==> flow/design.v <==
`timescale 1ns/10ps
module  CED(
	input  clk,
	input  rst,
	input  enable,
	output reg ird,
	input  [7:0] idata,	
	output reg [13:0] iaddr,
	output reg cwr_mag_0,
	output reg [12:0] cdata_mag_wr0,
	output reg crd_mag_0,
	input  [12:0] cdata_mag_rd0,
	output reg [13:0] caddr_mag_0,
	output reg cwr_ang_0,
	output reg [12:0] cdata_ang_wr0,
	output reg crd_ang_0,
	input  [12:0] cdata_ang_rd0,
	output reg [13:0] caddr_ang_0,
	output reg cwr1,
	output reg [12:0] cdata_wr1,
	output reg crd1,
	input  [12:0] cdata_rd1,
	output reg [13:0] caddr_1,
	output reg cwr2,
	output reg [12:0] cdata_wr2,
	output reg [13:0] caddr_2,
	output reg done
);
reg [5:0] state,next_state,i;
reg [7:0] Grayscale_temp[0:8];
reg signed [12:0] magnitude_L0[0:8];
reg [12:0] angle_L0[0:8];
reg signed [12:0] Gx,Gy,magnitude;
reg signed [12:0] Gx_abs,Gy_abs;
reg [15:0] n,j;
reg [12:0]angle;
reg signed[28:0] Gy_temp,angle_tmp, Gy_temp1;
parameter INIT=5'd0,GRAYSCALE_ADDR=5'd1,WAIT=5'd2,GRAYSCALE_DATA=5'd3,
          LAYER0=5'd4,INIT1=5'd5,LAYER1_ADDR=5'd6,WAIT1=5'd7,LAYER1_DATA=5'd8,
		  LAYER1_DATA1=5'd9,NMS=5'd10,INIT2=5'd11,LAYER2_ADDR=5'd12,
		  WAIT2=5'd13,LAYER2_DATA=5'd14,LAYER2_DATA1=5'd15,HT=5'd16,FINISHED=5'd17;
always @(posedge clk or posedge rst ) begin
  if(rst) state<=INIT;
  else state<=next_state;
end
always @(*) begin
	case (state)
		INIT:begin
		  next_state=(enable)?GRAYSCALE_ADDR:INIT;
		end 
		GRAYSCALE_ADDR:begin
		  next_state=WAIT;
		end
        WAIT:begin
		   next_state=GRAYSCALE_DATA;
		end
        GRAYSCALE_DATA:begin
			next_state=(i>8)?LAYER0:GRAYSCALE_ADDR;  
		end
		LAYER0:begin
		   next_state=(j>15875)?INIT1:GRAYSCALE_ADDR;
		end
        INIT1:begin
          next_state=LAYER1_ADDR;
        end
        LAYER1_ADDR:begin
            next_state=WAIT1;
	    end 
        WAIT1:begin
		   if((n>0&&n<125)||(n%126==0)||(n%126==125)||(n>15750&&n<15875))next_state=LAYER1_DATA1;
		   else next_state=LAYER1_DATA;
		end
		LAYER1_DATA:begin
		  next_state=(i>8)?NMS:LAYER1_ADDR; 
		end
		LAYER1_DATA1:begin
          next_state=LAYER1_ADDR;
		end
        NMS:begin
		  next_state=(n>15875)?INIT2:LAYER1_ADDR;
		end
		INIT2:begin
		  next_state=LAYER2_ADDR;
		end
		LAYER2_ADDR:begin
		  next_state=WAIT2;
		end
		WAIT2:begin
		  if((n>0&&n<125)||(n%126==0)||(n%126==125)||(n>15750&&n<15875))next_state=LAYER2_DATA1;
		  else next_state=LAYER2_DATA;
		end
		LAYER2_DATA:begin
		  next_state=(i>8)?HT:LAYER2_ADDR; 
		end
		LAYER2_DATA1:begin
          next_state=LAYER2_ADDR;
		end
		HT:begin
		  next_state=(n>15875)?FINISHED:LAYER2_ADDR;
		end
		default:begin
		  next_state=state;
		end 
	endcase	
end
always @(posedge clk) begin
		case (state)
		INIT:begin
		  n=0;
		  i=0;
		  j=0;
		  done=0;
		  ird=0;
		  cwr_mag_0=0;
		  cwr_ang_0=0;
		  crd_mag_0=0;
		  crd_ang_0=0;
		  cwr1=0;
		  crd1=0;
		  cwr2=0;
		  angle=0;
		  angle_tmp=0;
		end 
		GRAYSCALE_ADDR:begin
		  ird=1;
		  cwr_ang_0=0;
		  cwr_mag_0=0;
		  if (i==0)iaddr=n;
		  else if(i==1)iaddr=n+1;
		  else if(i==2)iaddr=n+2;
		  else if(i==3)iaddr=n+128;
		  else if(i==4)iaddr=n+129;
		  else if(i==5)iaddr=n+130;
		  else if(i==6)iaddr=n+256;
		  else if(i==7)iaddr=n+257;
		  else iaddr=n+258; 
		end
		WAIT:begin
		  angle=0;
		  angle_tmp=0;
		end
        GRAYSCALE_DATA:begin
		  Grayscale_temp[i]=idata;
		  i=i+1;
		end
		LAYER0:begin
		  i=0;
		  ird=0;
		  cwr_ang_0=1;
		  cwr_mag_0=1;
		  n=(n%128==125)?n+3:n+1;
		  Gx=-(Grayscale_temp[0])+Grayscale_temp[2]-(Grayscale_temp[3]<<1)+
		     (Grayscale_temp[5]<<1)-Grayscale_temp[6]+Grayscale_temp[8];
		  Gy=-Grayscale_temp[0]-(Grayscale_temp[1]<<1)-Grayscale_temp[2]+
		     Grayscale_temp[6]+(Grayscale_temp[7]<<1)+Grayscale_temp[8];
          Gx_abs=(Gx[12]==1)?-Gx:Gx;
          Gy_abs=(Gy[12]==1)?-Gy:Gy;
		  magnitude=Gx_abs+Gy_abs;
          angle_tmp=(Gx!=0)?(Gy<<16)/Gx:Gx;
		  if(angle_tmp<$signed(29'h00006A09) && angle_tmp>$signed(29'h1FFF95F7))begin                         
			if (Gx!=0&&Gy==0)angle=13'h00;
			else if (Gx==0&&Gy!=0)angle=13'h5a;
			else angle=13'h00;
		  end         
		  else if(angle_tmp>$signed(29'h00006A09) && angle_tmp<$signed(29'h00026A09))angle=13'h2d;            
		  else if(angle_tmp>$signed(29'h00026A09) || angle_tmp<$signed(29'h1FFD95F7))angle=13'h5a;            
		  else angle=13'h87;
		  caddr_mag_0=j;
		  cdata_mag_wr0=magnitude;
		  caddr_ang_0=j;
          cdata_ang_wr0=angle;
		  j=j+1;
		end
        INIT1:begin
		  j=0;
		  n=0;
		  i=0;
		  cwr_ang_0=0;
		  cwr_mag_0=0;
        end
		LAYER1_ADDR:begin
		  if ((n>0&&n<125)||(n%126==0)||(n%126==125)||(n>15750&&n<15875)) begin
		    cwr1=0;
			caddr_1=n;
		  end
          else begin
		    crd_ang_0=1;
		    crd_mag_0=1;
			cwr1=0;
			if (i==0)begin
			  caddr_ang_0=j;
			  caddr_mag_0=j;
			end
		    else if(i==1)begin
			  caddr_ang_0=j+1;
			  caddr_mag_0=j+1;
			end
		    else if(i==2)begin
			  caddr_ang_0=j+2;
			  caddr_mag_0=j+2;
			end
		    else if(i==3)begin
			  caddr_ang_0=j+126;
			  caddr_mag_0=j+126;
			end
		    else if(i==4)begin
			  caddr_ang_0=j+127;
			  caddr_mag_0=j+127;
			end
		    else if(i==5)begin
			  caddr_ang_0=j+128;
			  caddr_mag_0=j+128;
			end
		    else if(i==6)begin
			  caddr_ang_0=j+252;
			  caddr_mag_0=j+252;
			end
		    else if(i==7)begin
			  caddr_ang_0=j+253;
			  caddr_mag_0=j+253;
			end
		    else begin
			  caddr_ang_0=j+254;
			  caddr_mag_0=j+254;
			end
		  end
		end
		LAYER1_DATA:begin
		  angle_L0[i]=cdata_ang_rd0;
		  magnitude_L0[i]=cdata_mag_rd0;
		  i=i+1;
		end
		LAYER1_DATA1:begin
          	cwr1=1;
			cdata_wr1=0;
			n=n+1;
		end
		NMS:begin
		  crd_ang_0=0;
		  crd_mag_0=0;
		  cwr1=1;
		  caddr_1=n;
		  if (angle_L0[4]==13'h00) begin
            cdata_wr1=(magnitude_L0[4]>=magnitude_L0[3]
			          &&magnitude_L0[4]>=magnitude_L0[5])?magnitude_L0[4]:0;			
		  end
		  else if (angle_L0[4]==13'h2d) begin
			cdata_wr1=(magnitude_L0[4]>=magnitude_L0[2]
			          &&magnitude_L0[4]>=magnitude_L0[6])?magnitude_L0[4]:0;	
		  end
          else if (angle_L0[4]==13'h5a) begin
			cdata_wr1=(magnitude_L0[4]>=magnitude_L0[1]
			          &&magnitude_L0[4]>=magnitude_L0[7])?magnitude_L0[4]:0;	
		  end
		  else begin
			cdata_wr1=(magnitude_L0[4]>=magnitude_L0[0]
			          &&magnitude_L0[4]>=magnitude_L0[8])?magnitude_L0[4]:0;
		  end
		  j=(j%126==123)?j+3:j+1;
		  n=n+1;
		  i=0;
		end
		INIT2:begin
		  j=0;
		  n=0;
		  i=0;
          cwr1=0;
		end
		LAYER2_ADDR:begin
		  if ((n>0&&n<125)||(n%126==0)||(n%126==125)||(n>15750&&n<15875)) begin
		    cwr2=0;
			caddr_2=n;
		  end
          else begin
            crd1=1;
			cwr2=0;
			if (i==0)caddr_1=j;
		    else if(i==1)caddr_1=j+1;
		    else if(i==2)caddr_1=j+2;
		    else if(i==3)caddr_1=j+126;
		    else if(i==4)caddr_1=j+127;
		    else if(i==5)caddr_1=j+128;
		    else if(i==6)caddr_1=j+252;
		    else if(i==7)caddr_1=j+253;
		    else caddr_1=j+254;
		  end
		end
		LAYER2_DATA:begin
		  magnitude_L0[i]=cdata_rd1;
		  i=i+1;
		end	
		LAYER2_DATA1:begin
          	cwr2=1;
			cdata_wr2=0;
			n=n+1;
		end
		HT:begin
          crd1=0;
		  cwr2=1;
		  caddr_2=n;
          if (magnitude_L0[4]>=13'd100)cdata_wr2=13'd255;
		  else if(magnitude_L0[4]<13'd50)cdata_wr2=13'd0;
		  else begin
			if ((magnitude_L0[0]>=13'd100)||(magnitude_L0[1]>=13'd100)||
			    (magnitude_L0[2]>=13'd100)||(magnitude_L0[3]>=13'd100)||
				(magnitude_L0[5]>=13'd100)||(magnitude_L0[6]>=13'd100)||
				(magnitude_L0[7]>=13'd100)||(magnitude_L0[8]>=13'd100)) begin
				cdata_wr2=13'd255;
			end
			else cdata_wr2=13'd0;
		  end
		  j=(j%126==123)?j+3:j+1;
		  n=n+1;
		  i=0;
		end
		FINISHED:begin
		  done=1;
		end
		default:begin
		end 
	endcase
end
endmodule
# Tool chain data of CED
# What the tools print for CED, step after step.
# Line numbers count from 1 in the design file above.
# Operators carry their Yosys type and port widths (W data, S select, Z words).
# Library cell names are shortened.
# Not given: --
[setup]
top_module = "CED"
clk_port = "clk"
lib = "sky130hd"
lib_corner = "tt_025C_1v80"

# After elaboration
# Counts by Yosys on the flattened word-level netlist (proc, flatten, opt, wreduce). Print and check cells are left out.
[word_totals]
ff_bits = 353
latchBits = 0
mem_bits_rw = 0
rom_bits = 0
clocked_rd_ports_x_width = 0
mem_count = 0
in_bits = 50
out_inout_bits = 131
wordCells = 339
[classes]
add_sub_neg = 33
mul = 0
div_mod_pow = 3
cmp = 31
eq_ne = 59
n_shift = 0
muxes = 91
bitwise = 0
n_reduce_logical = 85
[ops]
columns = ["op", "count"]
rows = [
  ["$mod A16 B7 Y32 const B", 2],
  ["$div A29 B13 Y29", 1],
  ["$mux W13", 27],
  ["$pmux W13 S2", 11],
  ["$mux W14", 18],
  ["$ge A13 B7 Y1 const B", 9],
  ["$ge A13 B13 Y1", 8],
  ["$add A14 B8 Y14 const B", 7],
  ["$pmux W16 S3", 2],
  ["$pmux W6 S15", 1],
  ["$eq A32 B7 Y1 const B", 2],
  ["$gt A29 B16 Y1 const B", 2],
  ["$lt A29 B19 Y1 const B", 2],
  ["$pmux W14 S2", 2],
  ["$add A13 B8 Y13", 4],
  ["$gt A16 B14 Y1 const B", 3],
  ["$eq A6 B3 Y1 const B", 8],
  ["$eq A6 B4 Y1 const B", 8],
  ["$mux W8", 6],
  ["$ne A2 B2 Y1 const B", 22],
  ["$add A14 B9 Y14 const B", 3],
  ["$pmux W14 S3", 1],
  ["$logic_not A13 Y1", 3],
  ["$add A16 B1 Y16 const B", 2],
  ["$add A16 B2 Y16 const B", 2],
  ["$logic_not A32 Y1", 1],
  ["$mux W16", 2],
  ["$reduce_and A3 Y1", 10],
]
# Other operator kinds: 48; their cells: 133.

# Depth
# Depth = most cells in a row (Yosys ltp): at word level without a register or memory, in the mapped netlist without a sequential cell, where the memories' decode and read muxes count.
[depth]
word_depth = 13
ABC_AREA = 0
depth_mapped = 453
mapped_depth_nobuf = 423

# Mapped cells and area
# Yosys stat after the flow's synthesis: flattened, memories mapped to cells. It holds for the ABC_AREA given above (unset counts as 0); a run with the other value may have another netlist.
# Totals and module areas in this step are rounded.
[mapped]
cells = 6576
mapped_area_mm2 = 0.0518
seq_area_mm2 = 0.0103
flip_flops = 346
n_buf = 263
[types]
columns = ["cell_type", "count", "type_area_um2"]
rows = [
  ["edfxtp_1", 328, 9.85E+03],
  ["ha_1", 629, 7.87E+03],
  ["a21oi_1", 446, 2.23E+03],
  ["nor2_1", 587, 2.2E+03],
  ["o21ai_0", 440, 2.2E+03],
  ["xnor2_1", 239, 2.09E+03],
  ["nand2_1", 519, 1.95E+03],
  ["inv_1", 494, 1.85E+03],
  ["a21o_1", 168, 1261.21],
  ["xor2_1", 134, 1.17E+03],
  ["mux2_2", 103, 1.16E+03],
  ["fa_1", 52, 1.04E+03],
  ["o21a_1", 138, 1.04E+03],
  ["nor3_1", 182, 910.874],
  ["nand3_1", 180, 900.864],
  ["clkbuf_1", 193, 724.445],
  ["nand4_1", 109, 681.904],
  ["a31oi_1", 100, 625.6],
]
# Not listed: further types 105, cells in them 1535.

# Worst setup path after synthesis
# OpenSTA on the mapped netlist: ideal clock, no wires. The path of least setup slack (recovery checks aside). Input and output delay are each 20% of the period. Register names are those of the netlist, which keeps one name where synthesis merged equal registers.
[synth_path]
path_type = "reg-to-reg"
startpoint = "register Grayscale_temp[0][0]"
endpoint = "register cdata_ang_wr0[3]"
tclk_ns = 90.0
setup_ns = 0.273
launch_ns = 0.000
arrival_time_ns = 83.368
required_time_ns = 89.727
setup_slack_ns = 6.359
path_delay_ns = 83.641
stages = 443
path_buffers = 38
period_less_setup_slack_ns = 83.641
# "path_delay_ns" is the arrival time less input delay plus setup time.
# "stages" counts driving pins, that of a launching flip-flop among them; a cell with two outputs on the path counts twice.
# "period_less_setup_slack_ns" is the clock period less the worst setup slack; recovery checks do not enter. This is arithmetic on one report: input and output delays are still those of the set period (20% each).
# Between the ends stands the longest chain of elaborated cells between them, by number of cells; it is not shown to be the way that was timed. Of several equally long chains one is given.
# Each line given opens the expression or statement behind the cell; cells for indexed reads and writes are added by Yosys, which also makes memories of some case tables.
[synth_via]
cell_sequence = "edfxtp_1 > inv_1 > ha_1 > xor2_1 > xnor2_1 > fa_1 > inv_1 > fa_1 > inv_1 > ha_1 > a21o_1 > a21oi_1 > o21ai_0 > a21oi_1 > o21ai_0 > a21oi_1 > o21ai_0 > a2111o_1 > [407 not listed] > a221oi_1 > o21ai_0 > a21oi_1 > o311ai_0 > nand2_1 > ha_1 > and3_1 > clkbuf_1 > and4_1 > clkbuf_1 > a21oi_1 > xnor2_1 > nand3_1 > or4b_2 > nand3_1 > o31ai_1 > a211oi_1 > a21oi_1"
elab_chain_len = 13
cone_cells = 33
classes_between = "add/sub: 11; div: 1; compare: 6; mux: 6; reduce/logical: 9"
[synth_lines]
columns = ["element", "line_no", "text"]
rows = [
  ["start, declared", 30, "reg [7:0] Grayscale_temp[0:8];"],
  ["start, assigned", 143, "Grayscale_temp[i]=idata;"],
  ["$neg A8 Y13", 154, "Gy=-Grayscale_temp[0]-(Grayscale_temp[1]<<1)-Grayscale_temp[2]+"],
  ["$sub A13 B9 Y13", 154, ""],
  ["$sub A13 B8 Y13", 154, ""],
  ["$add A13 B8 Y13", 154, ""],
  ["$add A13 B9 Y13", 154, ""],
  ["$add A13 B8 Y13", 154, ""],
  ["$div A29 B13 Y29", 159, "angle_tmp=(Gx!=0)?(Gy<<16)/Gx:Gx;"],
  ["$mux W29", 159, ""],
  ["$gt A29 B19 Y1", 166, "else if(angle_tmp>$signed(29'h00026A09) || angle_tmp<$signed(29'h1FFD95F7))angle=13'h5a;"],
  ["$logic_or A1 B1 Y1", 166, ""],
  ["$mux W8", 166, ""],
  ["$mux W8", 165, "else if(angle_tmp>$signed(29'h00006A09) && angle_tmp<$signed(29'h00026A09))angle=13'h2d;"],
  ["$mux W8", 160, "if(angle_tmp<$signed(29'h00006A09) && angle_tmp>$signed(29'h1FFF95F7))begin"],
  ["end, assigned", 171, "cdata_ang_wr0=angle;"],
  ["end, declared", 15, "output reg [12:0] cdata_ang_wr0,"],
]

# Path in the finished layout
# From the final timing report of flow run 1: the path of least setup slack in the routed layout; clock arrival at registers is part of the times.
[layout_path]
path_type = "reg-to-reg"
startpoint = "register Grayscale_temp[0][0]"
endpoint = "register cdata_ang_wr0[3]"
tclk_ns = 85.2
setup_ns = 0.26
launch_ns = 0.58
arrival_time_ns = 79.52
required_time_ns = 85.52
setup_slack_ns = 5.99
stages = 413
path_buffers = 14
# Between the ends stands the longest chain of elaborated cells between them, by number of cells; it is not shown to be the way that was timed. Of several equally long chains one is given.
[layout_via]
cell_sequence = "edfxtp_1 > inv_1 > ha_2 > inv_1 > fa_1 > inv_1 > fa_1 > inv_1 > fa_1 > inv_1 > ha_1 > a21o_1 > a21oi_1 > o21ai_0 > a21oi_2 > o21ai_0 > a21oi_1 > o21ai_0 > [377 not listed] > o21ai_0 > nand2b_1 > a221oi_1 > o21ai_0 > a21oi_1 > o311ai_0 > nand2_1 > ha_2 > and3_2 > and4_2 > nand2_1 > a211o_1 > nand3_1 > or4b_2 > nand3_1 > o31ai_1 > a211oi_2 > a21oi_1"
elab_chain_len = 13
cone_cells = 33
classes_between = "add/sub: 11; div: 1; compare: 6; mux: 6; reduce/logical: 9"
[layout_lines]
columns = ["element", "line_no", "text"]
rows = [
  ["start, declared", 30, "reg [7:0] Grayscale_temp[0:8];"],
  ["start, assigned", 143, "Grayscale_temp[i]=idata;"],
  ["$neg A8 Y13", 154, "Gy=-Grayscale_temp[0]-(Grayscale_temp[1]<<1)-Grayscale_temp[2]+"],
  ["$sub A13 B9 Y13", 154, ""],
  ["$sub A13 B8 Y13", 154, ""],
  ["$add A13 B8 Y13", 154, ""],
  ["$add A13 B9 Y13", 154, ""],
  ["$add A13 B8 Y13", 154, ""],
  ["$div A29 B13 Y29", 159, "angle_tmp=(Gx!=0)?(Gy<<16)/Gx:Gx;"],
  ["$mux W29", 159, ""],
  ["$gt A29 B19 Y1", 166, "else if(angle_tmp>$signed(29'h00026A09) || angle_tmp<$signed(29'h1FFD95F7))angle=13'h5a;"],
  ["$logic_or A1 B1 Y1", 166, ""],
  ["$mux W8", 166, ""],
  ["$mux W8", 165, "else if(angle_tmp>$signed(29'h00006A09) && angle_tmp<$signed(29'h00026A09))angle=13'h2d;"],
  ["$mux W8", 160, "if(angle_tmp<$signed(29'h00006A09) && angle_tmp>$signed(29'h1FFF95F7))begin"],
  ["end, assigned", 171, "cdata_ang_wr0=angle;"],
  ["end, declared", 15, "output reg [12:0] cdata_ang_wr0,"],
]

# Measured results for CED: 3 stored runs of the Yosys and OpenROAD flow on sky130hd. The settings differ; the order carries no meaning. The constraints put input and output delay at 20% of the set period each and load the outputs with 0.01 pF.
# "timing.achieved_period_ns" means the clock period less the worst setup slack. The figure is calculated, with input and output delays left at 20% of the set period.
# The results are shown rounded.

[[run]]
name = "flow run 1"
[run.settings]
CORE_UTILIZATION = 62
PLACE_DENSITY = 0.6
period_ns = 85.2
CAP_MARGIN = 20
CORE_MARGIN = 2
SLEW_MARGIN = 20
[run.results]
yosys.chip_area_mm2 = 0.0518
design.die.area_mm2 = 0.0858
final_setup_ws_ns = 5.99
hold_ws_ns = 0.360
timing.achieved_period_ns = 79.206
utilization_frac = 0.699

[[run]]
name = "flow run 2"
[run.settings]
ABC_AREA = 1
CAP_MARGIN = 0
CELL_PAD_IN_SITES_DETAIL_PLACEMENT = 2
CELL_PAD_IN_SITES_GLOBAL_PLACEMENT = 2
CORE_MARGIN = 4
CORE_UTILIZATION = 72
CTS_CLUSTER_SIZE = 62
GPL_ROUTABILITY_DRIVEN = 1
GPL_TIMING_DRIVEN = 0
HOLD_SLACK_MARGIN = 0.08
MAX_ROUTING_LAYER = "met4"
MIN_ROUTING_LAYER = "met2"
PLACE_DENSITY_LB_ADDON = 0.18
SETUP_SLACK_MARGIN = -0.92
SLEW_MARGIN = 10
TNS_END_PERCENT = 55
period_ns = 50.3
[run.results]
outcome = "no final report: placement broke off with FLW-0024"

[[run]]
name = "flow run 3"
[run.settings]
CAP_MARGIN = 40
CELL_PAD_IN_SITES_DETAIL_PLACEMENT = 0
CORE_MARGIN = 9
CORE_UTILIZATION = 51
CTS_CLUSTER_SIZE = 40
GPL_ROUTABILITY_DRIVEN = 0
GPL_TIMING_DRIVEN = 0
PLACE_DENSITY_LB_ADDON = 0.18
SETUP_SLACK_MARGIN = -0.37
SLEW_MARGIN = 10
TNS_END_PERCENT = 55
period_ns = 48.2
[run.results]
yosys.chip_area_mm2 = 0.0518
design.die.area_mm2 = 0.113
final_setup_ws_ns = -30.9
hold_ws_ns = 0.358
timing.achieved_period_ns = 79.143
utilization_frac = 0.61
